==> flow/design.v <==
module regfile(clock,raddr1,rout1,raddr2,rout2,wen,waddr,win);
    input clock;    
    input wen; 
    input [15:0] win;
    input [2:0] raddr1,raddr2;
    input [2:0] waddr;
    output [15:0] rout1,rout2;
    reg [15:0] ram[7:0];
    assign rout1 = ram[raddr1];
    assign rout2 = ram[raddr2];
    always @(posedge clock) 
    begin
        ram[0]<=16'b0;
        if (wen) 
        begin
            if(waddr!=0) ram[waddr]<= win;
        end
    end
endmodule
module fetch_module(clock,reset,brbus,inst,imem_addr,imem_data);
    input clock;
    input reset;
    input [17:0]brbus;
    output [11:0]imem_addr;  
    input [15:0]imem_data;   
    output [15:0]inst;  
    reg [15:0]inst;
    reg [15:0] pc;
    wire brbus_valid;  
    wire brbus_taken;  
    wire [15:0]brbus_offset;
    assign brbus_valid=brbus[17];
    assign brbus_taken=brbus[16];
    assign brbus_offset=brbus[15:0];
    wire [15:0]rom_out;
    assign imem_addr=pc[12:1];
    assign rom_out=imem_data;
    reg rom_en;
    always @(posedge clock) begin
        if(reset==1) begin
            rom_en<=0;
        end
        else begin
            rom_en<=1;
        end
    end
    always @(posedge clock) begin
        if(reset==1) begin
            pc<=0;
        end
        else if(brbus_taken==1) begin
            pc<=pc+brbus_offset;
        end
        else if(brbus_valid==1) begin
            pc<=pc+2;
        end
    end
    always @(posedge clock) begin
        if(reset==1) begin
            inst<=0;
        end
        else begin
            inst<=(rom_en==1)? rom_out:16'h0000;
        end
    end
endmodule  
module decode_module(clock,reset,inst,ex_dest,mem_dest,wb_dest,wbbus,brbus,idbus);
    input clock;
    input reset;
    input [15:0]inst;
    input [2:0] ex_dest,mem_dest,wb_dest;
    input [19:0]wbbus;
    output [55:0]idbus;
    reg [55:0] idbus;
    output [17:0]brbus;
    wire wbbus_valid;
    wire [2:0]wbbus_dest;
    wire [15:0]wbbus_value;
    reg idbus_valid;
    wire [3:0]idbus_op;
    wire [2:0]idbus_dest;
    wire [15:0]idbus_value1;
    wire [15:0]idbus_value2;
    wire [15:0]idbus_stvalue;
    reg brbus_valid;
    reg brbus_taken;
    reg [15:0]brbus_offset;
    assign wbbus_valid=wbbus[19];
    assign wbbus_dest=wbbus[18:16];
    assign wbbus_value=wbbus[15:0];
    reg [15:0] inst_save;
    reg inst_save_valid;
    always @(posedge clock) begin
        if(reset==1) begin
            inst_save<=0;
            inst_save_valid<=1'b0;
        end
        else begin
            if(brbus_valid==1) begin
                inst_save<=0;
                inst_save_valid<=1'b0;
            end
            else if(inst_save_valid==1'b0) begin
                inst_save<=inst;
                inst_save_valid<=1'b1;
            end
        end
    end
    reg [15:0] cur_inst;
    always @(*) begin
        if(inst_save_valid==0) begin
            cur_inst<=inst;
        end
        else begin
            cur_inst<=inst_save;
        end
    end
    reg [2:0]reg_rd_addr2;
    always @(*) begin
        if(cur_inst[15:12]==4'b1011) begin  
            reg_rd_addr2<=cur_inst[11:9];
        end
        else begin
            reg_rd_addr2<=cur_inst[5:3];
        end
    end
    regfile registers(.clock(clock),.raddr1(cur_inst[8:6]),.rout1(idbus_value1),.raddr2(reg_rd_addr2),
                .rout2(idbus_value2),.wen(wbbus_valid),.waddr(wbbus_dest),.win(wbbus_value));
    assign idbus_stvalue={{11{cur_inst[5]}},cur_inst[4:0]};
    assign idbus_op=cur_inst[15:12];
    assign idbus_dest=cur_inst[11:9];
    reg reset_over;
    always @(posedge clock) begin
        if(reset==1) begin
            reset_over<=0;
        end
        else begin
            reset_over<=1;
        end
    end
    always @(*) begin
        if(reset_over==1) begin
            brbus_valid<=1'b1;
        end
        else begin
            brbus_valid<=1'b0;
        end
        if((cur_inst[8:6]!=0)&&((cur_inst[8:6]==ex_dest)||(cur_inst[8:6]==mem_dest)||(cur_inst[8:6]==wb_dest))) begin
            brbus_valid<=1'b0;
        end
        if(cur_inst[15:14]!=4'b11) begin
            if((cur_inst[11:9]!=0)&&((cur_inst[11:9]==ex_dest)||(cur_inst[11:9]==mem_dest)||(cur_inst[11:9]==wb_dest))) begin
                brbus_valid<=1'b0;
            end
            if((cur_inst[15]==1'b0)||(cur_inst[15:12]==4'b1000)) begin
                if((cur_inst[5:3]!=0)&&((cur_inst[5:3]==ex_dest)||(cur_inst[5:3]==mem_dest)||(cur_inst[5:3]==wb_dest))) begin
                    brbus_valid<=1'b0;
                end
            end
        end
    end
    always @(*) begin
        brbus_taken<=1'b0;
        brbus_offset<=16'h0000;
        if(cur_inst[15:14]==2'b11) begin  
            if((cur_inst[8:6]==0)||((cur_inst[8:6]!=ex_dest)&&(cur_inst[8:6]!=mem_dest)&&(cur_inst[8:6]!=wb_dest))) begin
                case(cur_inst[10:9])
                    2'b00: begin  
                        if(idbus_value1==0) begin
                            brbus_taken<=1'b1;
                            brbus_offset<={{11{cur_inst[5]}},cur_inst[4:0]};
                        end
                    end
                    2'b01: begin  
                        if((idbus_value1[15]==0)&&(idbus_value1[14:0]!=0)) begin
                            brbus_taken<=1'b1;
                            brbus_offset<={{11{cur_inst[5]}},cur_inst[4:0]};
                        end
                    end
                    2'b10: begin  
                        if((idbus_value1[15]==1)||(idbus_value1==0)) begin
                            brbus_taken<=1'b1;
                            brbus_offset<={{11{cur_inst[5]}},cur_inst[4:0]};
                        end
                    end
                endcase
            end
        end
    end
    always @(posedge clock) begin
        if(reset==1) begin
            idbus_valid<=0;
        end
        else begin
            idbus_valid<=brbus_valid;
        end
    end
    assign brbus[17]=brbus_valid;
    assign brbus[16]=brbus_taken;
    assign brbus[15:0]=brbus_offset;
    always @(posedge clock) begin
        if(reset==1) begin
            idbus<=0;
        end
        else begin
            idbus[55]<=brbus_valid;
            idbus[54:51]<=idbus_op;
            idbus[50:48]<=idbus_dest;
            idbus[47:32]<=idbus_value1;
            idbus[31:16]<=idbus_value2;
            idbus[15:0]<=idbus_stvalue;
        end
    end
endmodule
module alu_module(clock,reset,idbus,exbus,ex_dest);
    input clock;
    input reset;
    input [55:0]idbus;
    output [39:0]exbus;
    reg [39:0]exbus;
    output [2:0]ex_dest;
    reg [2:0]ex_dest;
    wire idbus_valid;
    wire [3:0]idbus_op;
    wire [2:0]idbus_dest;
    wire [15:0]idbus_value1;
    wire [15:0]idbus_value2;
    wire [15:0]idbus_stvalue;
    reg exbus_valid;
    reg [3:0]exbus_op;
    reg [2:0]exbus_dest;
    reg [15:0]exbus_exresult;
    reg [15:0]exbus_stvalue;
    assign idbus_valid=idbus[55];
    assign idbus_op=idbus[54:51];
    assign idbus_dest=idbus[50:48];
    assign idbus_value1=idbus[47:32];
    assign idbus_value2=idbus[31:16];
    assign idbus_stvalue=idbus[15:0];
    always @(*) begin
        if(idbus_valid==1) begin
            ex_dest<=idbus_dest;
        end
        else begin
            ex_dest<=0;
        end
    end
    always @(*) begin
        exbus_valid<=0;
        exbus_op<=0;
        exbus_dest<=0;
        exbus_exresult<=16'h0000;
        exbus_stvalue<=16'h0000;
        if(idbus_valid==1'b1) begin
            exbus_valid<=1;
            exbus_op<=idbus_op;
            exbus_dest<=idbus_dest;
            case(idbus_op)
                4'b0001: begin  
                    exbus_exresult<=idbus_value1+idbus_value2;
                end
                4'b0010: begin  
                    exbus_exresult<=idbus_value1-idbus_value2;
                end
                4'b0011: begin  
                    exbus_exresult<=idbus_value1&idbus_value2;
                end
                4'b0100: begin  
                    exbus_exresult<=idbus_value1|idbus_value2;
                end
                4'b0101: begin  
                    exbus_exresult<=~idbus_value1;
                end
                4'b0110: begin  
                    exbus_exresult<=idbus_value1<<idbus_value2[3:0];
                end
                4'b0111: begin  
                    exbus_exresult<=(~(16'hffff>>idbus_value2[3:0]))|(idbus_value1>>idbus_value2[3:0]);
                end
                4'b1000: begin  
                    exbus_exresult<=idbus_value1>>idbus_value2[3:0];
                end
                4'b1001: begin  
                    exbus_exresult<=idbus_value1+idbus_stvalue;
                end
                4'b1010: begin  
                    exbus_exresult<=idbus_value1+idbus_stvalue;
                end
                4'b1011: begin  
                    exbus_exresult<=idbus_value1+idbus_stvalue;
                    exbus_stvalue<=idbus_value2;
                end
            endcase
        end
    end
    always @(posedge clock) begin
        if(reset==1) begin
            exbus<=0;
        end
        else begin
            exbus[39]<=exbus_valid;
            exbus[38:35]<=exbus_op;
            exbus[34:32]<=exbus_dest;
            exbus[31:16]<=exbus_exresult;
            exbus[15:0]<=exbus_stvalue;
        end
    end
endmodule 
module mem_module(clock,reset,exbus,membus,mem_dest,dmem_addr,dmem_we,dmem_wdata,dmem_rdata);
    input clock;
    input reset;
    output [11:0]dmem_addr;   
    output dmem_we;           
    output [15:0]dmem_wdata;  
    input [15:0]dmem_rdata;   
    input [39:0]exbus;
    output [39:0]membus;
    reg [39:0] membus;
    output [2:0]mem_dest;
    reg [2:0]mem_dest;
    wire exbus_valid;
    wire [3:0]exbus_op;
    wire [2:0]exbus_dest;
    wire [15:0]exbus_exresult;
    wire [15:0]exbus_stvalue;
    wire membus_valid;
    wire [3:0]membus_op;
    wire [2:0]membus_dest;
    wire [15:0]membus_exresult;
    wire [15:0]membus_memresult;
    assign exbus_valid=exbus[39];
    assign exbus_op=exbus[38:35];
    assign exbus_dest=exbus[34:32];
    assign exbus_exresult=exbus[31:16];
    assign exbus_stvalue=exbus[15:0];
    always @(*) begin
        if(exbus_valid==1) begin
            mem_dest<=exbus_dest;
        end
        else begin
            mem_dest<=0;
        end
end
    reg rd_wr;  
    always @(*) begin
        rd_wr<=0;
        if(exbus_op==4'b1011) begin  
            rd_wr<=1;
        end
    end
    assign membus_valid=exbus_valid;
    assign membus_op=exbus_op;
    assign membus_dest=exbus_dest;
    assign membus_exresult=exbus_exresult;
    assign dmem_addr=exbus_exresult[11:0];
    assign dmem_we=rd_wr;
    assign dmem_wdata=exbus_stvalue;
    assign membus_memresult=dmem_rdata;
    always @(posedge clock) begin
        if(reset==1) begin
            membus<=0;
        end
        else begin
            membus[39]<=membus_valid;
            membus[38:35]<=membus_op;
            membus[34:32]<=membus_dest;
            membus[31:16]<=membus_exresult;
            membus[15:0]<=membus_memresult;
        end
    end
endmodule 
module wb_module(clock,reset,membus,wbbus,wb_dest);
    input clock;
    input reset;
    input [39:0]membus;
    output [19:0]wbbus;
    reg [19:0]wbbus;
    output [2:0]wb_dest;
    reg [2:0]wb_dest;
    wire membus_valid;
    wire [3:0]membus_op;
    wire [2:0]membus_dest;
    wire [15:0]membus_exresult;
    wire [15:0]membus_memresult;
    reg wbbus_valid;
    reg [2:0]wbbus_dest;
    reg [15:0]wbbus_value;
    assign membus_valid=membus[39];
    assign membus_op=membus[38:35];
    assign membus_dest=membus[34:32];
    assign membus_exresult=membus[31:16];
    assign membus_memresult=membus[15:0];
    always @(*) begin
        if(membus_valid==1) begin
            wb_dest<=membus_dest;
        end
        else begin
            wb_dest<=0;
        end
    end
    always @(*) begin
        wbbus_valid<=0;
        wbbus_dest<=0;
        wbbus_value<=0;
        if(membus_valid==1) begin
            if((membus_op[3]==1'b0)||((membus_op[3:2]==2'b10)&&(membus_op[1:0]!=2'b11))) begin
                wbbus_valid<=1;
                wbbus_dest<=membus_dest;
                wbbus_value<=(membus_op[3:1]==3'b101)? membus_memresult:membus_exresult;
            end
        end
    end
    always @(*) begin
        wbbus[19]<=wbbus_valid;
        wbbus[18:16]<=wbbus_dest;
        wbbus[15:0]<=wbbus_value;
    end
endmodule
module cpu(clock,reset,imem_addr,imem_data,dmem_addr,dmem_we,dmem_wdata,dmem_rdata);
    input clock;
    input reset;
    output [11:0]imem_addr;
    input [15:0]imem_data;
    output [11:0]dmem_addr;
    output dmem_we;
    output [15:0]dmem_wdata;
    input [15:0]dmem_rdata;
    wire [17:0]brbus;
    wire [15:0]inst;
    wire [2:0] ex_dest,mem_dest,wb_dest;
    wire [19:0]wbbus;
    wire [55:0]idbus;
    wire [39:0]exbus;
    wire [39:0]membus;
    fetch_module fetch(.clock(clock),.reset(reset),.brbus(brbus),.inst(inst),.imem_addr(imem_addr),.imem_data(imem_data));
    decode_module decode(.clock(clock),.reset(reset),.inst(inst),.ex_dest(ex_dest),.mem_dest(mem_dest),
                        .wb_dest(wb_dest),.wbbus(wbbus),.brbus(brbus),.idbus(idbus));
    alu_module alu(.clock(clock),.reset(reset),.idbus(idbus),.exbus(exbus),.ex_dest(ex_dest));
    mem_module mem(.clock(clock),.reset(reset),.exbus(exbus),.membus(membus),.mem_dest(mem_dest),
                   .dmem_addr(dmem_addr),.dmem_we(dmem_we),.dmem_wdata(dmem_wdata),.dmem_rdata(dmem_rdata));
    wb_module wb(.clock(clock),.reset(reset),.membus(membus),.wbbus(wbbus),.wb_dest(wb_dest));
endmodule
# Step by step through the tools: cpu
# What the tools print for cpu, step after step.
# Line numbers count from 1 in the design file above.
# Cell names lack the library's common part.
# The mark n/a stands for no value.
[inputs]
design = "cpu"
clk_port = "clock"
cell_library = "sky130hd"
corner = "tt_025C_1v80"

# After elaboration
# Yosys after proc, flatten, opt, wreduce and memory -nomap, before mapping. Memory bits, and registers merged into a memory's read port (data or address), are not among the register bits. Print and check cells are not counted. Equal cells are merged and count once.
# Yosys's memory passes give these memory sizes; they may raise the number of words (mostly to a power of two), join words into wider ones and drop unused or constant bits.
[word_totals]
register_bits = 160
ramBits = 128
clocked_rd_ports_x_width = 16
n_memories = 1
[classes]
n_addsub = 5
equal = 33
shifts = 3
muxes = 42
n_logic = 11
reduce_logical = 31
[memory_table]
columns = ["name", "size", "width", "rd", "wr", "line", "source"]
rows = [
  ["decode.registers.ram", 8, 16, 2, 2, 8, "reg [15:0] ram[7:0];"],
]
[ops]
columns = ["op", "n"]
rows = [
  ["16-bit 2-to-1 mux", 13],
  ["16-bit parallel mux with 9-bit select", 1],
  ["16-bit adder", 3],
  ["16-bit parallel mux with 3-bit select", 1],
  ["16-bit bitwise OR", 2],
  ["16-bit NOT", 2],
  ["4-bit equality test with constant B", 7],
  ["3-bit equality test", 9],
  ["3-bit 2-to-1 mux", 8],
  ["1-bit 2-to-1 mux", 18],
  ["16-bit subtractor", 1],
  ["16-bit bitwise AND", 1],
  ["16-bit by 2-bit adder with 16-bit output with constant B", 1],
  ["16-bit by 4-bit << shifter with 16-bit output", 1],
  ["16-bit by 4-bit right shift with 16-bit output", 1],
  ["16-bit by 4-bit right shift with 16-bit output with constant A", 1],
  ["16-bit logical NOT", 1],
  ["4-bit by 3-bit equality test with 1-bit output with constant B", 4],
  ["15-bit nonzero test", 1],
  ["3-bit nonzero test", 4],
  ["1-bit logical OR", 10],
  ["3-bit inequality test", 3],
  ["4-bit by 2-bit equality test with 1-bit output with constant B", 2],
  ["1-bit logical AND", 7],
  ["1-bit NOT", 6],
  ["2-bit equality test with constant B", 3],
  ["2-bit OR reduction", 3],
  ["3-bit OR reduction", 2],
]
# Not listed: further kinds 8, cells in them 9.

# Logic depth
# Yosys ltp: most cells in a row. Word level: on the elaborated netlist, between registers, memories and ports. Mapped: between sequential cells and ports; inverters and the memories' decode and read muxes count.
[logic_depth]
ltp_word = 12
ABC_AREA = 0
ltp_mapped = 25
depth_no_buf = 20

# Synthesis result
# Source: synth_stat.txt of the flow (Yosys; design flattened, memories mapped). It holds for the ABC_AREA given above (unset counts as 0); a run with the other value may have another netlist.
[synth_totals]
cells = 1587
area_um2 = 15745.1
sequential_area_um2 = 7146.9
flip_flops = 301
[by_type]
columns = ["type", "n"]
rows = [
  ["dfxtp_1", 189],
  ["edfxtp_1", 112],
  ["mux4_2", 43],
  ["mux2i_1", 80],
  ["nor2_1", 196],
  ["a21oi_1", 107],
  ["o21ai_0", 95],
  ["ha_1", 32],
  ["nand2_1", 106],
  ["buf_4", 44],
  ["nor2b_1", 52],
  ["xnor2_1", 35],
  ["and2_1", 46],
  ["clkbuf_1", 64],
  ["o211ai_1", 24],
  ["a221oi_1", 18],
  ["a21o_1", 20],
  ["nor3_1", 30],
]
# Not listed: further types 58, cells in them 294.
# By module: a second synthesis without flattening, with its own total; a netlist apart from the flattened one above.
[unflattened]
hier_cells = 1488
area_unflattened_um2 = 16712.3
# Rows give one instance, submodules left out.
[by_module]
columns = ["module", "instances", "cells", "mod_area_um2", "mod_seq_area_um2"]
rows = [
  ["regfile", 1, 255, 5883.1, 3683.5],
  ["alu_module", 1, 600, 4508.1, 800.8],
  ["decode_module", 1, 263, 2786.4, 1281.2],
  ["fetch_module", 1, 188, 1747.9, 600.6],
  ["mem_module", 1, 116, 1395.1, 800.8],
  ["wb_module", 1, 66, 391.6, 0.0],
  ["cpu", 1, 0, 0.0, 0.0],
]

# Timing after synthesis
# OpenSTA on the mapped netlist: ideal clock, no wires. The path of least setup slack (recovery checks aside). Input and output delay are each 20% of the period. Register names are those of the netlist, which keeps one name where synthesis merged equal registers.
[synth_timing]
kind = "reg-to-reg"
start = "register decode.inst_save_valid"
end = "register fetch.pc[12]"
tclk_ps = 8000
arrival_ps = 5085
t_required_ps = 7927
slack_ps = 2842
delay_ps = 5158
stages = 26
n_path_buf = 5
period_less_setup_slack_ps = 5158
# "delay_ps" = arrival - input delay + setup time.
# "stages" counts driving pins, that of a launching flip-flop among them; a cell with two outputs on the path counts twice.
# "period_less_setup_slack_ps" is the clock period less the worst setup slack; recovery checks do not enter. This is arithmetic on one report: input and output delays are still those of the set period (20% each).
# Between the ends stands the longest chain of elaborated cells between them, by number of cells; it is not shown to be the way that was timed. Of several equally long chains one is given.
# Each line given opens the expression or statement behind the cell; cells for indexed reads and writes are added by Yosys, which also makes memories of some case tables.
# A register here has more assigning lines than the two given.
[synth_between]
path_cell_list = "dfxtp_1 -> buf_6 -> mux2_4 -> buf_4 -> buf_2 -> mux2i_1 -> o22ai_1 -> a21oi_1 -> nand4_1 -> nor4_2 -> mux2i_1 -> and2_1 -> buf_2 -> buf_6 -> nor2_1 -> ha_1 -> fa_1 -> a21oi_1 -> o21ai_0 -> and2_1 -> o41ai_1 -> o21ai_0 -> o41ai_1 -> xor2_1 -> a211o_1 -> o211ai_2"
elab_chain_cells = 12
cone_cells = 64
[synth_lines]
columns = ["item", "line", "source"]
rows = [
  ["start, declared", 92, "reg inst_save_valid;"],
  ["start, assigned", 96, "inst_save_valid<=1'b0;"],
  ["start, assigned", 101, "inst_save_valid<=1'b0;"],
  ["16-bit 2-to-1 mux", 111, "if(inst_save_valid==0) begin"],
  ["3-bit equality test", 148, "if((cur_inst[8:6]!=0)&&((cur_inst[8:6]==ex_dest)||(cur_inst[8:6]==mem_dest)||(cur_inst[8:6]==wb_dest))) begin"],
  ["1-bit logical OR (2 in a row)", 148, ""],
  ["1-bit logical AND", 148, ""],
  ["1-bit 2-to-1 mux", 148, ""],
  ["1-bit 2-to-1 mux", 152, "if((cur_inst[11:9]!=0)&&((cur_inst[11:9]==ex_dest)||(cur_inst[11:9]==mem_dest)||(cur_inst[11:9]==wb_dest))) be ..."],
  ["1-bit 2-to-1 mux", 156, "if((cur_inst[5:3]!=0)&&((cur_inst[5:3]==ex_dest)||(cur_inst[5:3]==mem_dest)||(cur_inst[5:3]==wb_dest))) begin"],
  ["1-bit 2-to-1 mux", 155, "if((cur_inst[15]==1'b0)||(cur_inst[15:12]==4'b1000)) begin"],
  ["1-bit 2-to-1 mux", 151, "if(cur_inst[15:14]!=4'b11) begin"],
  ["16-bit 2-to-1 mux", 54, "else if(brbus_valid==1) begin"],
  ["16-bit 2-to-1 mux", 51, "else if(brbus_taken==1) begin"],
  ["end, assigned", 52, "pc<=pc+brbus_offset;"],
  ["end, assigned", 55, "pc<=pc+2;"],
  ["end, declared", 28, "reg [15:0] pc;"],
]

# Worst path after layout
# From the final timing report of stored run 1: the path of least setup slack in the routed layout; clock arrival at registers is part of the times.
# The report prints the path's times to 10 ps; the period is as set.
[layout_timing]
kind = "reg-to-reg"
start = "register decode.inst_save_valid"
end = "register fetch.pc[12]"
tclk_ps = 6810
arrival_ps = 6680
t_required_ps = 7260
slack_ps = 580
stages = 23
n_path_buf = 3
# Between the ends stands the longest chain of elaborated cells between them, by number of cells; it is not shown to be the way that was timed. Of several equally long chains one is given.
# A register here has more assigning lines than the two given.
[layout_between]
path_cell_list = "dfxtp_2 -> buf_4 -> mux2_2 -> mux4_2 -> mux2i_1 -> nand4_1 -> nor4_4 -> mux2i_1 -> buf_4 -> and2_1 -> buf_4 -> nor2_1 -> ha_1 -> fa_1 -> a21oi_1 -> o21ai_0 -> and2_1 -> o41ai_1 -> o21ai_0 -> o41ai_1 -> xor2_1 -> a211o_1 -> o211ai_2"
elab_chain_cells = 12
cone_cells = 64
[layout_lines]
columns = ["item", "line", "source"]
rows = [
  ["start, declared", 92, "reg inst_save_valid;"],
  ["start, assigned", 96, "inst_save_valid<=1'b0;"],
  ["start, assigned", 101, "inst_save_valid<=1'b0;"],
  ["16-bit 2-to-1 mux", 111, "if(inst_save_valid==0) begin"],
  ["3-bit equality test", 148, "if((cur_inst[8:6]!=0)&&((cur_inst[8:6]==ex_dest)||(cur_inst[8:6]==mem_dest)||(cur_inst[8:6]==wb_dest))) begin"],
  ["1-bit logical OR (2 in a row)", 148, ""],
  ["1-bit logical AND", 148, ""],
  ["1-bit 2-to-1 mux", 148, ""],
  ["1-bit 2-to-1 mux", 152, "if((cur_inst[11:9]!=0)&&((cur_inst[11:9]==ex_dest)||(cur_inst[11:9]==mem_dest)||(cur_inst[11:9]==wb_dest))) be ..."],
  ["1-bit 2-to-1 mux", 156, "if((cur_inst[5:3]!=0)&&((cur_inst[5:3]==ex_dest)||(cur_inst[5:3]==mem_dest)||(cur_inst[5:3]==wb_dest))) begin"],
  ["1-bit 2-to-1 mux", 155, "if((cur_inst[15]==1'b0)||(cur_inst[15:12]==4'b1000)) begin"],
  ["1-bit 2-to-1 mux", 151, "if(cur_inst[15:14]!=4'b11) begin"],
  ["16-bit 2-to-1 mux", 54, "else if(brbus_valid==1) begin"],
  ["16-bit 2-to-1 mux", 51, "else if(brbus_taken==1) begin"],
  ["end, assigned", 52, "pc<=pc+brbus_offset;"],
  ["end, assigned", 55, "pc<=pc+2;"],
  ["end, declared", 28, "reg [15:0] pc;"],
]

Settings and measured results of 2 stored flow runs for module cpu (sky130hd), not sorted in any way. The constraints put input and output delay at 20% of the set period each and load the outputs with 0.01 pF.
By "achieved_period_ps" is meant the clock period of the run minus its worst setup slack. This is arithmetic on one report: input and output delays are still those of the set period (20% each).
By "worstPathTime_ps" is meant the share of the clock period that the worst setup path is allowed (20% is reserved at inputs, 20% at outputs), minus its slack. Clock arrival times at its registers enter into it.
"totalPower_uw" is the tool's figure for a default switching activity; nothing was simulated.
"worstPathTime_ps" is given in steps of 10 ps.

# stored run 1
==> flow/run.sh <==
#!/bin/bash
# the make line also repeats the synthesis and layout settings of config.mk as NAME=value (left out here)
make -C /OpenROAD-flow-scripts/flow DESIGN_CONFIG=/design/flow/config.mk WORK_HOME=/design/flow/orfs CLKGATE_MAP_FILE= finish
==> flow/config.mk <==
export PLATFORM = sky130hd
export DESIGN_NAME = cpu
export DESIGN_NICKNAME = cpu
export VERILOG_FILES = /design/flow/design.v
export SDC_FILE = /design/flow/constraint.sdc
export NUM_CORES = 4
export LEC_CHECK = 0
export CAP_MARGIN = 20
export CORE_MARGIN = 2
export CORE_UTILIZATION = 40
export SLEW_MARGIN = 20
==> flow/constraint.sdc <==
create_clock -name core_clock -period 6.81 [get_ports {clock}]
set_input_delay 1.3620 -clock core_clock [delete_from_list [all_inputs] [get_ports {clock}]]
set_output_delay 1.3620 -clock core_clock [all_outputs]
set_load 0.01 [all_outputs]

==> stored run 1: results <==
final_setup_ws_ps=584
worstPathTime_ps=6230
worst_setup_path_type="reg-to-reg"
synth_chip_area_um2=15745.1
design_die_area_um2=40965.8
finish.utilization_pct=46.7
totalPower_uw=4373
achieved_period_ps=6226

# stored run 2
==> flow/run.sh <==
#!/bin/bash
# the make line also repeats the synthesis and layout settings of config.mk as NAME=value (left out here)
make -C /OpenROAD-flow-scripts/flow DESIGN_CONFIG=/design/flow/config.mk WORK_HOME=/design/flow/orfs CLKGATE_MAP_FILE= finish
==> flow/config.mk <==
export PLATFORM = sky130hd
export DESIGN_NAME = cpu
export DESIGN_NICKNAME = cpu
export VERILOG_FILES = /design/flow/design.v
export SDC_FILE = /design/flow/constraint.sdc
export NUM_CORES = 4
export LEC_CHECK = 0
export CAP_MARGIN = 20
export CORE_MARGIN = 2
export CORE_UTILIZATION = 40
export SLEW_MARGIN = 20
==> flow/constraint.sdc <==
create_clock -name core_clock -period 8.0 [get_ports {clock}]
set_input_delay 1.6000 -clock core_clock [delete_from_list [all_inputs] [get_ports {clock}]]
set_output_delay 1.6000 -clock core_clock [all_outputs]
set_load 0.01 [all_outputs]

==> stored run 2: results <==
final_setup_ws_ps=973
worstPathTime_ps=7030
worst_setup_path_type="reg-to-reg"
synth_chip_area_um2=15745.1
design_die_area_um2=40965.8
finish.utilization_pct=46.3
totalPower_uw=3777
achieved_period_ps=7027
